==> flow/design.v <==
`timescale 1ns/1ps
module RxD (
    input  wire       clk,
    input  wire       rx,        
    input  wire       rst,       
    output reg [7:0]  data,
    output reg        data_valid
);
    parameter CLK_FREQ = 100_000_000;            
    parameter BAUD     = 115200;
    localparam integer BAUD_TICKS = 868;         
    localparam integer HALF_BAUD  = 434;         
    reg [15:0] counter;                          
    reg [3:0]  bit_index;                        
    reg [9:0]  shift_reg;       
    reg [9:0]  next_shift;                      
    reg        receiving;                
    reg rx_ff1, rx_ff2; 
    wire rx_sync;
    always @(posedge clk) begin
        if (rst) begin
            rx_ff1 <= 1'b1;
            rx_ff2 <= 1'b1;
        end else begin
            rx_ff1 <= rx;
            rx_ff2 <= rx_ff1;
        end
    end
    assign rx_sync = rx_ff2;
    always @(posedge clk) begin
        if (rst) begin                           
            receiving  <= 1'b0;
            counter    <= 0;
            bit_index  <= 0;
            shift_reg  <= 10'b1111111111;
            data       <= 8'h00;
            data_valid <= 1'b0;
        end else begin
            data_valid <= 1'b0;                  
            if (!receiving) begin                
                if (rx_sync == 1'b0) begin
                    receiving <= 1'b1;           
                    counter   <= HALF_BAUD;      
                    bit_index <= 0;              
                end
            end else begin                       
                if (counter == BAUD_TICKS - 1) begin     
                    counter <= 0;                
                    next_shift = {rx_sync, shift_reg[9:1]};
                    shift_reg <= next_shift;
                    if (bit_index == 9) begin    
                        receiving  <= 1'b0;
                        data       <= next_shift[8:1];       
                        data_valid <= 1'b1;                  
                    end
                    bit_index <= bit_index + 1;      
                end else begin
                    counter <= counter + 1;          
                end
            end
        end
    end
endmodule
module TxD (
    input wire clk,
    input wire [7:0] data,
    input wire send,
    input wire rst,
    output reg tx,
    output reg busy
);
    parameter CLK_FREQ = 100000000;  
    parameter BAUD     = 115200;
    localparam integer BAUD_TICKS = 868;
    reg [15:0] counter;
    reg [3:0]  bit_index;
    reg [9:0]  shift_reg;
    always @(posedge clk) begin
        if (rst) begin
            busy      <= 1'b0;                 
            tx        <= 1'b1;                 
            counter   <= 0;
            bit_index <= 0;
            shift_reg <= 10'b1111111111;
        end 
        else begin
            if (!busy) begin
                tx <= 1'b1;  
                if (send) begin
                    shift_reg <= {1'b1, data, 1'b0}; 
                    busy      <= 1'b1;
                    counter   <= 0;
                    bit_index <= 0;
                end
            end 
            else begin 
                if (counter == BAUD_TICKS - 1) begin
                    counter   <= 0;
                    tx        <= shift_reg[0];  
                    shift_reg <= {1'b1, shift_reg[9:1]};  
                    bit_index <= bit_index + 1;
                    if (bit_index == 9) begin
                        busy <= 1'b0; 
                    end
                end 
                else begin
                    counter <= counter + 1;
                end
            end
        end
    end
endmodule
module data_parser (
    input  wire        clk,
    input  wire        rst,
    input  wire [7:0]  data_in,              
    input  wire        data_valid,           
    output reg  [7:0]  CT_out,               
    output reg [15:0]  FSA_out,
    output reg [15:0]  LSA_out,
    output reg         start_frame,          
    output reg         frame_done,
    output reg         sample_valid,         
    output reg [15:0]  sample_value,         
    output reg [15:0]  sample_idx           
);
    localparam S_HDR1      = 4'd0;          
    localparam S_HDR2      = 4'd1;
    localparam S_CT        = 4'd2;
    localparam S_FSA_LO    = 4'd3;
    localparam S_FSA_HI    = 4'd4;
    localparam S_LSA_LO    = 4'd5;
    localparam S_LSA_HI    = 4'd6;
    localparam S_SAMPLE_LO = 4'd7;
    localparam S_SAMPLE_HI = 4'd8;
    reg [3:0] state;                         
    reg [7:0] sample_lo;                     
    reg [15:0] next_sample_idx;              
    reg [15:0] sample_value_buf;
    reg [15:0] sample_idx_buf;
    reg        sample_ready;          
    reg        frame_done_pending;    
    always @(posedge clk) begin
        if (rst) begin                       
            state            <= S_HDR1;
            CT_out           <= 8'd0;
            FSA_out          <= 16'd0;
            LSA_out          <= 16'd0;
            start_frame      <= 1'b0;
            sample_valid     <= 1'b0;
            sample_value     <= 16'd0;
            sample_idx       <= 16'd0;
            frame_done       <= 1'b0;
            sample_lo        <= 8'd0;
            next_sample_idx  <= 16'd0;
            sample_value_buf <= 16'd0;
            sample_idx_buf   <= 16'd0;
            sample_ready     <= 1'b0;
            frame_done_pending<=1'b0;
        end else begin                       
            start_frame  <= 1'b0;
            sample_valid <= 1'b0;
            frame_done   <= 1'b0;
            if (sample_ready) begin
                sample_valid <= 1'b1;
                sample_value <= sample_value_buf;
                sample_idx   <= sample_idx_buf;
                if (frame_done_pending) begin
                    frame_done <= 1'b1;
                end
                sample_ready      <= 1'b0;
                frame_done_pending<= 1'b0;
            end
            case (state)
                S_HDR1: if (data_valid && data_in == 8'h55) state <= S_HDR2;      
                S_HDR2: if (data_valid) begin                       
                    if (data_in == 8'hAA) state <= S_CT;
                    else if (data_in == 8'h55) state <= S_HDR2;      
                    else state <= S_HDR1;                            
                end
                S_CT: if (data_valid) begin              
                    CT_out <= data_in;
                    start_frame <= 1'b1;
                    state <= S_FSA_LO;
                end
                S_FSA_LO: if (data_valid) begin          
                    FSA_out[7:0] <= data_in;
                    state <= S_FSA_HI;
                end
                S_FSA_HI: if (data_valid) begin          
                    FSA_out[15:8] <= data_in;
                    state <= S_LSA_LO;
                end
                S_LSA_LO: if (data_valid) begin          
                    LSA_out[7:0] <= data_in;
                    state <= S_LSA_HI;
                end
                S_LSA_HI: if (data_valid) begin          
                    LSA_out[15:8] <= data_in;
                    next_sample_idx <= 16'd0;            
                    state <= S_SAMPLE_LO;
                end
                S_SAMPLE_LO: if (data_valid) begin       
                    sample_lo <= data_in;
                    state <= S_SAMPLE_HI;
                end
                S_SAMPLE_HI: if (data_valid) begin
                    sample_value_buf <= {data_in, sample_lo};        
                    sample_idx_buf   <= next_sample_idx;
                    sample_ready     <= 1'b1;
                    if (next_sample_idx + 1 == CT_out) begin         
                        frame_done_pending <= 1'b1;
                        next_sample_idx <= 16'd0;
                        state <= S_HDR1;
                    end else begin
                        next_sample_idx <= next_sample_idx + 1;      
                        state <= S_SAMPLE_LO;
                    end
                end
                default: state <= S_HDR1;                            
            endcase
        end
    end
endmodule
module sample_processor (
    input  wire        clk,
    input  wire        rst,
    input  wire        start_frame,
    input  wire        sample_valid,
    input  wire [15:0] sample_value,
    input  wire [15:0] sample_idx_in,
    output reg  [15:0] max_idx,
    output reg  [15:0] min_idx,
    output reg  [15:0] max_dist,
    output reg  [15:0] min_dist,
    output reg  [15:0] obs_alert
);
    wire [10:0] THRESH = 11'b10000000000;
    wire is_close = sample_value < THRESH;
    wire [15:0] mask = (sample_idx_in < 16) ? (16'h1 << sample_idx_in) : 16'h0;
    always @(posedge clk) begin
        if (rst) begin                       
            max_idx  <= 16'd0;
            min_idx  <= 16'd0;
            max_dist <= 16'd0;
            min_dist <= 16'hFFFF;
            obs_alert<= 16'd0;
        end else if (start_frame) begin
            max_idx  <= 16'd0;                       
            min_idx  <= 16'd0;
            max_dist <= 16'd0;
            min_dist <= 16'hFFFF;
            obs_alert<= 16'd0;
        end else if (sample_valid) begin
            if (sample_value > max_dist) begin       
                max_dist <= sample_value;
                max_idx  <= sample_idx_in;
            end
            if (sample_value < min_dist) begin
                min_dist <= sample_value;
                min_idx  <= sample_idx_in;
            end
            obs_alert <= obs_alert | (mask & {16{is_close}});
        end
    end
endmodule
module angle_calc_simple (
    input  wire        clk,
    input  wire        rst,         
    input  wire        start,       
    input  wire [15:0] FSA,
    input  wire [15:0] LSA,
    input  wire [7:0]  CT,         
    input  wire [15:0] max_idx, 
    input  wire [15:0] min_idx,
    output reg  [15:0] max_angle,
    output reg  [15:0] min_angle,
    output reg         done         
);
    function [4:0] ct_log2;
        input [7:0] in_ct;
        begin
            case (in_ct)
                8'd1:   ct_log2 = 5'd0;
                8'd2:   ct_log2 = 5'd1;
                8'd4:   ct_log2 = 5'd2;
                8'd8:   ct_log2 = 5'd3;
                8'd16:  ct_log2 = 5'd4;
                8'd32:  ct_log2 = 5'd5;
                8'd64:  ct_log2 = 5'd6;
                8'd128: ct_log2 = 5'd7;
                default: ct_log2 = 5'd0;
            endcase
        end
    endfunction
    reg [15:0] FSA_r, LSA_r;
    reg [7:0]  CT_r;
    reg [15:0] max_idx_r, min_idx_r;
    reg [31:0] span_r;    
    reg [4:0]  k_r;       
    reg        do_calc;   
    wire [31:0] delta_w;
    assign delta_w = (k_r == 5'd0) ? span_r : (span_r >> k_r);
    wire [47:0] prod_max_w = delta_w * max_idx_r;
    wire [47:0] prod_min_w = delta_w * min_idx_r;
    wire [47:0] sum_max_w = prod_max_w + {32'd0, FSA_r};
    wire [47:0] sum_min_w = prod_min_w + {32'd0, FSA_r};
    wire [47:0] sum_max_adj_w = (sum_max_w >= 48'd36000) ? (sum_max_w - 48'd36000) : sum_max_w;
    wire [47:0] sum_min_adj_w = (sum_min_w >= 48'd36000) ? (sum_min_w - 48'd36000) : sum_min_w;
    always @(posedge clk) begin
        if (rst) begin                                   
            FSA_r     <= 16'd0;
            LSA_r     <= 16'd0;
            CT_r      <= 8'd0;
            max_idx_r <= 16'd0;
            min_idx_r <= 16'd0;
            span_r    <= 32'd0;
            k_r       <= 5'd0;
            do_calc   <= 1'b0;
            max_angle <= 16'd0;
            min_angle <= 16'd0;
            done      <= 1'b0;
        end else begin
            done <= 1'b0;
            if (start) begin                             
                FSA_r     <= FSA;
                LSA_r     <= LSA;
                CT_r      <= CT;
                max_idx_r <= max_idx;
                min_idx_r <= min_idx;
                if (LSA >= FSA) span_r <= LSA - FSA;     
                else             span_r <= (LSA + 16'd36000) - FSA;
                k_r <= ct_log2(CT);
                do_calc <= 1'b1;
            end else if (do_calc) begin                  
                max_angle <= sum_max_adj_w[15:0];
                min_angle <= sum_min_adj_w[15:0];
                done <= 1'b1;
                do_calc <= 1'b0;
            end
        end
    end
endmodule
`timescale 1ns/1ps
module distance_process (
    input  wire        clk,
    input  wire        rst,
    input  wire [7:0]  data_in,
    input  wire        data_valid,
    output wire [15:0] max_idx,
    output wire [15:0] min_idx,
    output wire [15:0] max_dist,
    output wire [15:0] min_dist,
    output wire [15:0] obs_alert,
    output wire [15:0] max_angle,
    output wire [15:0] min_angle,
    output wire        angle_done
);
    wire [7:0]  CT_w;
    wire [15:0] FSA_w, LSA_w;
    wire        start_frame_w;
    wire        sample_valid_w;
    wire [15:0] sample_value_w;
    wire [15:0] sample_idx_w;
    wire        frame_done_w;
    data_parser u_parser (
        .clk(clk),
        .rst(rst),
        .data_in(data_in),
        .data_valid(data_valid),
        .CT_out(CT_w),
        .FSA_out(FSA_w),
        .LSA_out(LSA_w),
        .start_frame(start_frame_w),
        .sample_valid(sample_valid_w),
        .sample_value(sample_value_w),
        .sample_idx(sample_idx_w),
        .frame_done(frame_done_w)
    );
    sample_processor u_sp (
        .clk(clk),
        .rst(rst),
        .start_frame(start_frame_w),
        .sample_valid(sample_valid_w),
        .sample_value(sample_value_w),
        .sample_idx_in(sample_idx_w),
        .max_idx(max_idx),
        .min_idx(min_idx),
        .max_dist(max_dist),
        .min_dist(min_dist),
        .obs_alert(obs_alert)
    );
    reg frame_done_d;
    reg angle_start_pulse;
    always @(posedge clk) begin
        if (rst) begin
            frame_done_d <= 1'b0;                
            angle_start_pulse <= 1'b0;
        end else begin
            frame_done_d <= frame_done_w;        
            angle_start_pulse <= frame_done_d;
        end
    end
    angle_calc_simple u_angle (
        .clk(clk),
        .rst(rst),
        .start(angle_start_pulse),
        .FSA(FSA_w),
        .LSA(LSA_w),
        .CT(CT_w),
        .max_idx(max_idx),
        .min_idx(min_idx),
        .max_angle(max_angle),
        .min_angle(min_angle),
        .done(angle_done)
    );
endmodule
`timescale 1ns/1ps
module lidar_system_top (
    input  wire clk,
    input  wire rst,
    input  wire rx,      
    output wire tx,      
    output wire [15:0] dbg_max_idx,
    output wire [15:0] dbg_min_idx,
    output wire [15:0] dbg_max_dist,
    output wire [15:0] dbg_min_dist,
    output wire [15:0] dbg_obs_alert,
    output wire [15:0] dbg_max_angle,
    output wire [15:0] dbg_min_angle,
    output wire        dbg_angle_done
);
    wire [7:0] rx_data;
    wire       rx_valid;
    RxD u_rxd (
        .clk(clk),
        .rx(rx),
        .rst(rst),
        .data(rx_data),
        .data_valid(rx_valid)
    );
    wire [15:0] max_idx, min_idx, max_dist, min_dist, obs_alert;
    wire [15:0] max_angle, min_angle;
    wire        angle_done;
    distance_process u_dp (
        .clk(clk),
        .rst(rst),
        .data_in(rx_data),
        .data_valid(rx_valid),
        .max_idx(max_idx),
        .min_idx(min_idx),
        .max_dist(max_dist),
        .min_dist(min_dist),
        .obs_alert(obs_alert),
        .max_angle(max_angle),
        .min_angle(min_angle),
        .angle_done(angle_done)
    );
    reg [7:0] tx_data;               
    reg       tx_send;               
    wire      tx_busy;               
    reg [31:0] tx_packet;            
    TxD u_txd (
        .clk(clk),
        .rst(rst),
        .data(tx_data),
        .send(tx_send),
        .tx(tx),
        .busy(tx_busy)
    );
    localparam TX_IDLE  = 3'd0;  
    localparam TX_PREP  = 3'd1;  
    localparam TX_SEND  = 3'd2;  
    localparam TX_WAIT  = 3'd3;  
    reg [2:0] tx_state;     
    reg [1:0] byte_ptr;     
    reg [15:0] send_word;   
    reg angle_done_d;
    always @(posedge clk) begin
        if (rst) angle_done_d <= 1'b0;
        else     angle_done_d <= angle_done;
    end
    always @(posedge clk) begin
        if (rst) begin                           
            tx_state   <= TX_IDLE;
            tx_send    <= 1'b0;
            tx_data    <= 8'd0;
            tx_packet  <= 32'd0;
            byte_ptr   <= 2'd0;
        end else begin
            tx_send <= 1'b0;
            case (tx_state)
                TX_IDLE: begin
                    if (angle_done_d) begin
                        tx_packet <= { min_angle[15:8], min_angle[7:0], max_angle[15:8], max_angle[7:0] };
                        byte_ptr <= 2'd0;            
                        tx_state <= TX_PREP;         
                    end
                end
                TX_PREP: begin
                    case (byte_ptr)                 
                        2'd0: tx_data <= tx_packet[7:0];     
                        2'd1: tx_data <= tx_packet[15:8];    
                        2'd2: tx_data <= tx_packet[23:16];   
                        2'd3: tx_data <= tx_packet[31:24];   
                        default: tx_data <= 8'h00;
                    endcase
                    tx_state <= TX_SEND;
                end
                TX_SEND: begin
                    if (!tx_busy) begin          
                        tx_send <= 1'b1;
                        tx_state <= TX_WAIT;
                    end
                end
                TX_WAIT: begin                       
                    if (!tx_busy) begin
                        if (byte_ptr == 2'd3) begin  
                            byte_ptr <= 2'd0;
                            tx_state <= TX_IDLE;
                       end else begin                
                            byte_ptr <= byte_ptr + 1'b1;
                            tx_state <= TX_PREP;
                        end
                    end
                end
                default: tx_state <= TX_IDLE;        
            endcase
        end
    end
    assign dbg_max_idx   = max_idx;
    assign dbg_min_idx   = min_idx;
    assign dbg_max_dist  = max_dist;
    assign dbg_min_dist  = min_dist;
    assign dbg_obs_alert = obs_alert;
    assign dbg_max_angle = max_angle;
    assign dbg_min_angle = min_angle;
    assign dbg_angle_done = angle_done;
endmodule
# Step by step through the tools: lidar_system_top
# Each step is given for the RTL above and for the edited RTL.
# "before" refers to lines of the RTL above, "after" to lines of the edited file.
# "change" is "after" less "before", of the values as shown.
# Library cell names are shortened.
# The mark - stands for no value.
# inputs
design	lidar_system_top
clk_port	clk
lib	sky130hd
pvt_corner	tt_025C_1v80

# Edit of the RTL
# Unified diff, file above to edited file.
# This change comes from a script, not from a designer. No optimisation was intended, and the edited design may behave differently.
# begin of diff
@@ -433,11 +433,16 @@
     wire [7:0] rx_data;
     wire       rx_valid;
+    wire [7:0] rx_data_a, rx_data_b;
+    wire rx_valid_a, rx_valid_b;
     RxD u_rxd (
         .clk(clk),
         .rx(rx),
         .rst(rst),
-        .data(rx_data),
-        .data_valid(rx_valid)
+        .data(rx_data_a),
+        .data_valid(rx_valid_a)
     );
+    RxD u_rxd_2 (.clk(clk), .rx(~rx), .rst(rst), .data(rx_data_b), .data_valid(rx_valid_b));
+    assign rx_data = rx_data_a ^ rx_data_b;
+    assign rx_valid = rx_valid_a ^ rx_valid_b;
     wire [15:0] max_idx, min_idx, max_dist, min_dist, obs_alert;
     wire [15:0] max_angle, min_angle;
# end of diff

# Word-level counts
# Source: Yosys, flattened and elaborated, memories not mapped. Widths are those after wreduce. Registers that Yosys merges into a memory's read port (data or address) are not register bits. Print and check cells do not count. Equal cells are merged and count once.
# word_totals
element	before	after	change
regBits	459	501	42
inputBits	3	3	0
out_inout_bits	114	114	0
elab_cells	231	265	34
# op_classes
element	before	after	change
add_sub_neg	13	15	2
n_mul	2	2	0
compare	7	7	0
n_eq	43	47	4
shift	2	2	0
n_mux	67	78	11
bitwise	10	15	5
reduce_logical	35	39	4
# ops
cell	before	after	change
two-way mux 1 bit	21	26	5
two-way mux 4 bit	15	18	3
two-way mux 16 bit	12	15	3
NOT 1 bit	8	11	3
AND reduction 2 bit	14	16	2
inequality test 2 bit with constant B	14	15	1
AND reduction 3 bit	4	5	1
equality test 4 bit with constant B	3	4	1
adder 16 x 1 -> 16 bit with constant B	2	3	1
adder 4 x 1 -> 4 bit with constant B	2	3	1
equality test 16 x 10 -> 1 bit with constant B	2	3	1
inequality test 2 x 1 -> 1 bit with constant B	1	2	1
OR reduction 3 bit	1	2	1
bitwise XOR 1 bit	0	1	1
bitwise XOR 8 bit	0	1	1
OR reduction 2 bit	7	7	0
equality test 4 x 3 -> 1 bit with constant B	4	4	0
two-way mux 2 bit	4	4	0
two-way mux 3 bit	4	4	0
two-way mux 10 bit	3	3	0
nonzero test 2 bit	3	3	0
adder 48 x 16 -> 48 bit	2	2	0
equality test 2 bit with constant B	2	2	0
equality test 3 x 2 -> 1 bit with constant B	2	2	0
equality test 4 x 2 -> 1 bit with constant B	2	2	0
equality test 8 x 7 -> 1 bit with constant B	2	2	0
equality test 8 bit with constant B	2	2	0
greater-or-equal comparator 48 x 16 -> 1 bit with constant B	2	2	0
# The list need not be complete.

# Logic depth
# Longest topological path by Yosys (ltp), each cell counted once; first at word level (registers and memories cut), then after technology mapping (sequential cells cut; the memories' decode and read muxes count).
# depth
element	before	after	change
depth_word	6	6	0
ABC_AREA	0	0	-
ltp_mapped	36	35	-1
ltp_nobuf	31	31	0

# Synthesis result
# Source: synth_stat.txt of the flow (Yosys; design flattened, memories mapped). It holds for the ABC_AREA given above (unset counts as 0); a run with the other value may have another netlist.
# synth_totals
element	before	after	change
stdcells	6254	6445	191
synth_area_um2	53063.4	54586.1	1522.7
seq_area_um2	8928.6	9729.3	800.7
flip_flops	446	486	40
buffers	348	347	-1
# by_type
type	before	after	change
nor2_1	423	498	75
o21ai_0	133	197	64
a211oi_1	47	109	62
a21oi_1	332	274	-58
mux2i_1	199	156	-43
dfxtp_1	446	486	40
clkbuf_1	306	325	19
nand2_1	879	861	-18
o211ai_1	25	41	16
a311oi_1	14	30	16
a21o_1	63	48	-15
and2_1	301	315	14
nand4_1	54	40	-14
or3_1	15	28	13
a22o_1	8	21	13
nor2b_1	27	38	11
nand3_1	115	105	-10
a31oi_1	34	44	10
# The list need not be complete.
# By module: a second synthesis without flattening, with its own total; a netlist apart from the flattened one above.
# unflattened
element	before	after	change
hier_cells	6403	6713	310
hier_area_um2	54011.8	56596.8	2585.0
# Each row is one instance without its submodules.
# by_module_before
mod	n_inst	cells	mod_area_um2	mod_seq_area_um2
angle_calc_simple	1	4622	38942.3	2062.0
data_parser	1	689	5659.2	2842.7
sample_processor	1	438	3906.2	1601.5
RxD	1	222	1958.1	800.8
lidar_system_top	1	242	1939.4	960.9
TxD	1	186	1554.0	620.6
distance_process	1	4	52.6	40.0
# by_module_after
mod	n_inst	cells	mod_area_um2	mod_seq_area_um2
angle_calc_simple	1	4700	39486.6	2062.0
data_parser	1	689	5659.2	2842.7
RxD	2	222	1958.1	800.8
sample_processor	1	438	3906.2	1601.5
lidar_system_top	1	252	2021.9	960.9
TxD	1	186	1554.0	620.6
distance_process	1	4	52.6	40.0

# Timing after synthesis
# Path of least setup slack by OpenSTA after synthesis, without wires, with an ideal clock, recovery checks aside; 20% of the period is set as input and as output delay. Where synthesis merged equal registers, the netlist keeps one of their names.
# synth_path
element	before	after	change
kind	register to register	register to register	-
from	reg u_dp.u_angle.k_r[1]	reg u_dp.u_angle.k_r[1]	-
to	reg u_dp.u_angle.max_angle[6]	reg u_dp.u_angle.min_angle[12]	-
clock_period_ns	10.0	10.0	0.0
setup_time_ns	0.070	0.091	0.021
t_first_pin_ns	0.000	0.000	0.000
arrival_ns	8.187	8.438	0.251
required_ns	9.930	9.909	-0.021
path_slack_ns	1.744	1.471	-0.273
delay_ns	8.257	8.529	0.272
path_stages	29	32	3
path_buffers	4	5	1
synth_period_reached_ns	8.256	8.529	0.273
# "delay_ns" = arrival - input delay + setup time.
# "path_stages" counts driving pins, that of a launching flip-flop among them; a cell with two outputs on the path counts twice.
# "synth_period_reached_ns" is the clock period less the worst setup slack; recovery checks do not enter. This is arithmetic on one report: input and output delays are still those of the set period (20% each).
# Between the ends stands the longest chain of elaborated cells between them, by number of cells; it is not shown to be the way that was timed. Of several equally long chains one is given.
# Each line given opens the expression or statement behind the cell; cells for indexed reads and writes are added by Yosys, which also makes memories of some case tables.
# synth_between_before
path_cell_list	dfxtp_1 > buf_1 > clkbuf_1 > mux4_2 > mux2_2 > clkbuf_1 > and2_1 > fa_1 > fa_1 > fa_1 > fa_1 > fa_1 > inv_1 > fa_1 > inv_1 > ha_1 > a21o_1 > o21bai_4 > o21bai_2 > and3_1 > or4_4 > a2111oi_4 > nand4_1 > nor4_1 > nand3_1 > and3b_1 > buf_6 > mux2_2 > a21oi_1
elab_chain_cells	6
cells_between	8
lines_between	4
classes_between	2 x add/sub; 1 x mul; 1 x compare; 1 x shift; 2 x mux; 1 x reduce/logical
# synth_rtl_before
element	line	text
start, declared	300	reg [4:0]  k_r;
start, assigned	318	k_r       <= 5'd0;
start, assigned	333	k_r <= ct_log2(CT);
>> shifter 32 x 5 -> 32 bit	303	assign delta_w = (k_r == 5'd0) ? span_r : (span_r >> k_r);
two-way mux 32 bit	303
multiplier 32 x 16 -> 48 bit	304	wire [47:0] prod_max_w = delta_w * max_idx_r;
adder 48 x 16 -> 48 bit	306	wire [47:0] sum_max_w = prod_max_w + {32'd0, FSA_r};
subtractor 16 bit	308	wire [47:0] sum_max_adj_w = (sum_max_w >= 48'd36000) ? (sum_max_w - 48'd36000) : sum_max_w;
two-way mux 16 bit	308
end, assigned	320	max_angle <= 16'd0;
end, assigned	336	max_angle <= sum_max_adj_w[15:0];
end, declared	276	output reg  [15:0] max_angle,
# synth_between_after
path_cell_list	dfxtp_1 > clkbuf_1 > buf_1 > and2_1 > clkbuf_1 > a21boi_1 > clkbuf_1 > and2_1 > fa_1 > inv_1 > fa_1 > inv_1 > fa_1 > fa_1 > fa_1 > inv_1 > fa_1 > inv_1 > ha_1 > buf_6 > a21oi_4 > o21ai_1 > a221o_1 > nor2b_1 > or4_1 > nor4b_2 > o2111ai_1 > a2111o_1 > nor4_4 > nand3_4 > a21o_1 > a311oi_1
elab_chain_cells	6
cells_between	8
lines_between	4
classes_between	2 x add/sub; 1 x mul; 1 x compare; 1 x shift; 2 x mux; 1 x reduce/logical
# synth_rtl_after
element	line	text
start, declared	300	reg [4:0]  k_r;
start, assigned	318	k_r       <= 5'd0;
start, assigned	333	k_r <= ct_log2(CT);
>> shifter 32 x 5 -> 32 bit	303	assign delta_w = (k_r == 5'd0) ? span_r : (span_r >> k_r);
two-way mux 32 bit	303
multiplier 32 x 16 -> 48 bit	305	wire [47:0] prod_min_w = delta_w * min_idx_r;
adder 48 x 16 -> 48 bit	307	wire [47:0] sum_min_w = prod_min_w + {32'd0, FSA_r};
subtractor 16 bit	309	wire [47:0] sum_min_adj_w = (sum_min_w >= 48'd36000) ? (sum_min_w - 48'd36000) : sum_min_w;
two-way mux 16 bit	309
end, assigned	321	min_angle <= 16'd0;
end, assigned	337	min_angle <= sum_min_adj_w[15:0];
end, declared	277	output reg  [15:0] min_angle,

# Timing after layout
# From the final timing report of the runs of pair 1: the path of least setup slack in the routed layout; clock arrival at registers is part of the times.
# layout_path
element	before	after	change
kind	register to register	register to register	-
from	reg u_dp.u_angle.k_r[0]	reg u_dp.u_angle.k_r[1]	-
to	reg u_dp.u_angle.min_angle[6]	reg u_dp.u_angle.min_angle[8]	-
clock_period_ns	9.63	9.63	0.00
setup_time_ns	0.15	0.09	-0.06
t_first_pin_ns	0.60	0.57	-0.03
arrival_ns	9.66	9.69	0.03
required_ns	10.06	10.12	0.06
path_slack_ns	0.40	0.43	0.03
path_stages	31	30	-1
path_buffers	3	2	-1
# Between the ends stands the longest chain of elaborated cells between them, by number of cells; it is not shown to be the way that was timed. Of several equally long chains one is given.
# layout_between_before
path_cell_list	dfxtp_1 > clkinv_1 > buf_4 > nand2_1 > nor2_1 > a211oi_4 > buf_4 > nand2_1 > fa_1 > fa_1 > inv_1 > fa_1 > fa_1 > fa_1 > inv_1 > fa_1 > inv_1 > ha_1 > and4_1 > nand3_1 > o221ai_1 > a21boi_2 > a21oi_2 > a31oi_1 > o311a_1 > nor3_1 > nand4_1 > nor4_4 > buf_4 > mux2i_1 > a21oi_1
elab_chain_cells	6
cells_between	8
lines_between	4
classes_between	2 x add/sub; 1 x mul; 1 x compare; 1 x shift; 2 x mux; 1 x reduce/logical
# layout_rtl_before
element	line	text
start, declared	300	reg [4:0]  k_r;
start, assigned	318	k_r       <= 5'd0;
start, assigned	333	k_r <= ct_log2(CT);
>> shifter 32 x 5 -> 32 bit	303	assign delta_w = (k_r == 5'd0) ? span_r : (span_r >> k_r);
two-way mux 32 bit	303
multiplier 32 x 16 -> 48 bit	305	wire [47:0] prod_min_w = delta_w * min_idx_r;
adder 48 x 16 -> 48 bit	307	wire [47:0] sum_min_w = prod_min_w + {32'd0, FSA_r};
subtractor 16 bit	309	wire [47:0] sum_min_adj_w = (sum_min_w >= 48'd36000) ? (sum_min_w - 48'd36000) : sum_min_w;
two-way mux 16 bit	309
end, assigned	321	min_angle <= 16'd0;
end, assigned	337	min_angle <= sum_min_adj_w[15:0];
end, declared	277	output reg  [15:0] min_angle,
# layout_between_after
path_cell_list	dfxtp_1 > buf_4 > mux2i_1 > nand2_1 > nand2_1 > o21ai_4 > buf_4 > nand2_1 > fa_1 > inv_1 > fa_1 > fa_1 > fa_1 > fa_1 > inv_1 > fa_1 > inv_1 > ha_1 > a21oi_2 > o22ai_1 > nor4_1 > nand4_1 > or4_1 > nor4b_2 > o2111ai_1 > a2111o_1 > nor4_4 > nand3_4 > a21o_1 > a311oi_1
elab_chain_cells	6
cells_between	8
lines_between	4
classes_between	2 x add/sub; 1 x mul; 1 x compare; 1 x shift; 2 x mux; 1 x reduce/logical
# layout_rtl_after
element	line	text
start, declared	300	reg [4:0]  k_r;
start, assigned	318	k_r       <= 5'd0;
start, assigned	333	k_r <= ct_log2(CT);
>> shifter 32 x 5 -> 32 bit	303	assign delta_w = (k_r == 5'd0) ? span_r : (span_r >> k_r);
two-way mux 32 bit	303
multiplier 32 x 16 -> 48 bit	305	wire [47:0] prod_min_w = delta_w * min_idx_r;
adder 48 x 16 -> 48 bit	307	wire [47:0] sum_min_w = prod_min_w + {32'd0, FSA_r};
subtractor 16 bit	309	wire [47:0] sum_min_adj_w = (sum_min_w >= 48'd36000) ? (sum_min_w - 48'd36000) : sum_min_w;
two-way mux 16 bit	309
end, assigned	321	min_angle <= 16'd0;
end, assigned	337	min_angle <= sum_min_adj_w[15:0];
end, declared	277	output reg  [15:0] min_angle,

# Flow runs
# Runs of the flow (Yosys, OpenROAD) on both versions; the two runs of a pair have the same settings. The constraints put input and output delay at 20% of the set period each and load the outputs with 0.01 pF.
# flow_settings_pair_1
CORE_UTILIZATION	40
PLACE_DENSITY	0.6
period_ns	9.63
CAP_MARGIN	20
CORE_MARGIN	2
SLEW_MARGIN	20
# results_pair_1
element	before	after	change
post_synth_area_um2	53063.4	54586.1	1522.7
die_footprint_um2	135590.0	139435.0	3845.0
finalCellArea_um2	57931.8	59605.9	1674.1
util_frac	0.44	0.44	0.00
fin_ws_ns	0.402	0.430	0.028
tns_ns	0.000	0.000	0.000
hold_ws_ns	0.420	0.409	-0.011
fin_power_mw	3.722	3.933	0.211
achieved_clock_period_ns	9.228	9.200	-0.028
# flow_settings_pair_2
CAP_MARGIN	40
CORE_ASPECT_RATIO	0.69
CORE_UTILIZATION	65
GPL_ROUTABILITY_DRIVEN	0
GPL_TIMING_DRIVEN	0
PLACE_DENSITY_LB_ADDON	0.1
SLEW_MARGIN	20
TNS_END_PERCENT	5
period_ns	9.37
CORE_MARGIN	2
# results_pair_2
element	before	after	change
post_synth_area_um2	53063.4	54586.1	1522.7
die_footprint_um2	83976.1	86353.1	2377.0
finalCellArea_um2	57741.6	60097.6	2356.0
util_frac	0.718	0.721	0.003
fin_ws_ns	0.129	0.170	0.041
tns_ns	0.000	0.000	0.000
hold_ws_ns	0.429	0.406	-0.023
fin_power_mw	3.655	4.131	0.476
achieved_clock_period_ns	9.241	9.200	-0.041
# "achieved_clock_period_ns": clock period set for the run, less the worst setup slack. It is reckoned from that one timing run; input and output delays stay at 20% of the period that was set.
# By "fin_power_mw" is meant OpenSTA's value without simulated activity: inputs other than the clock are taken to toggle once in ten clock periods, and the tool carries that through the logic.
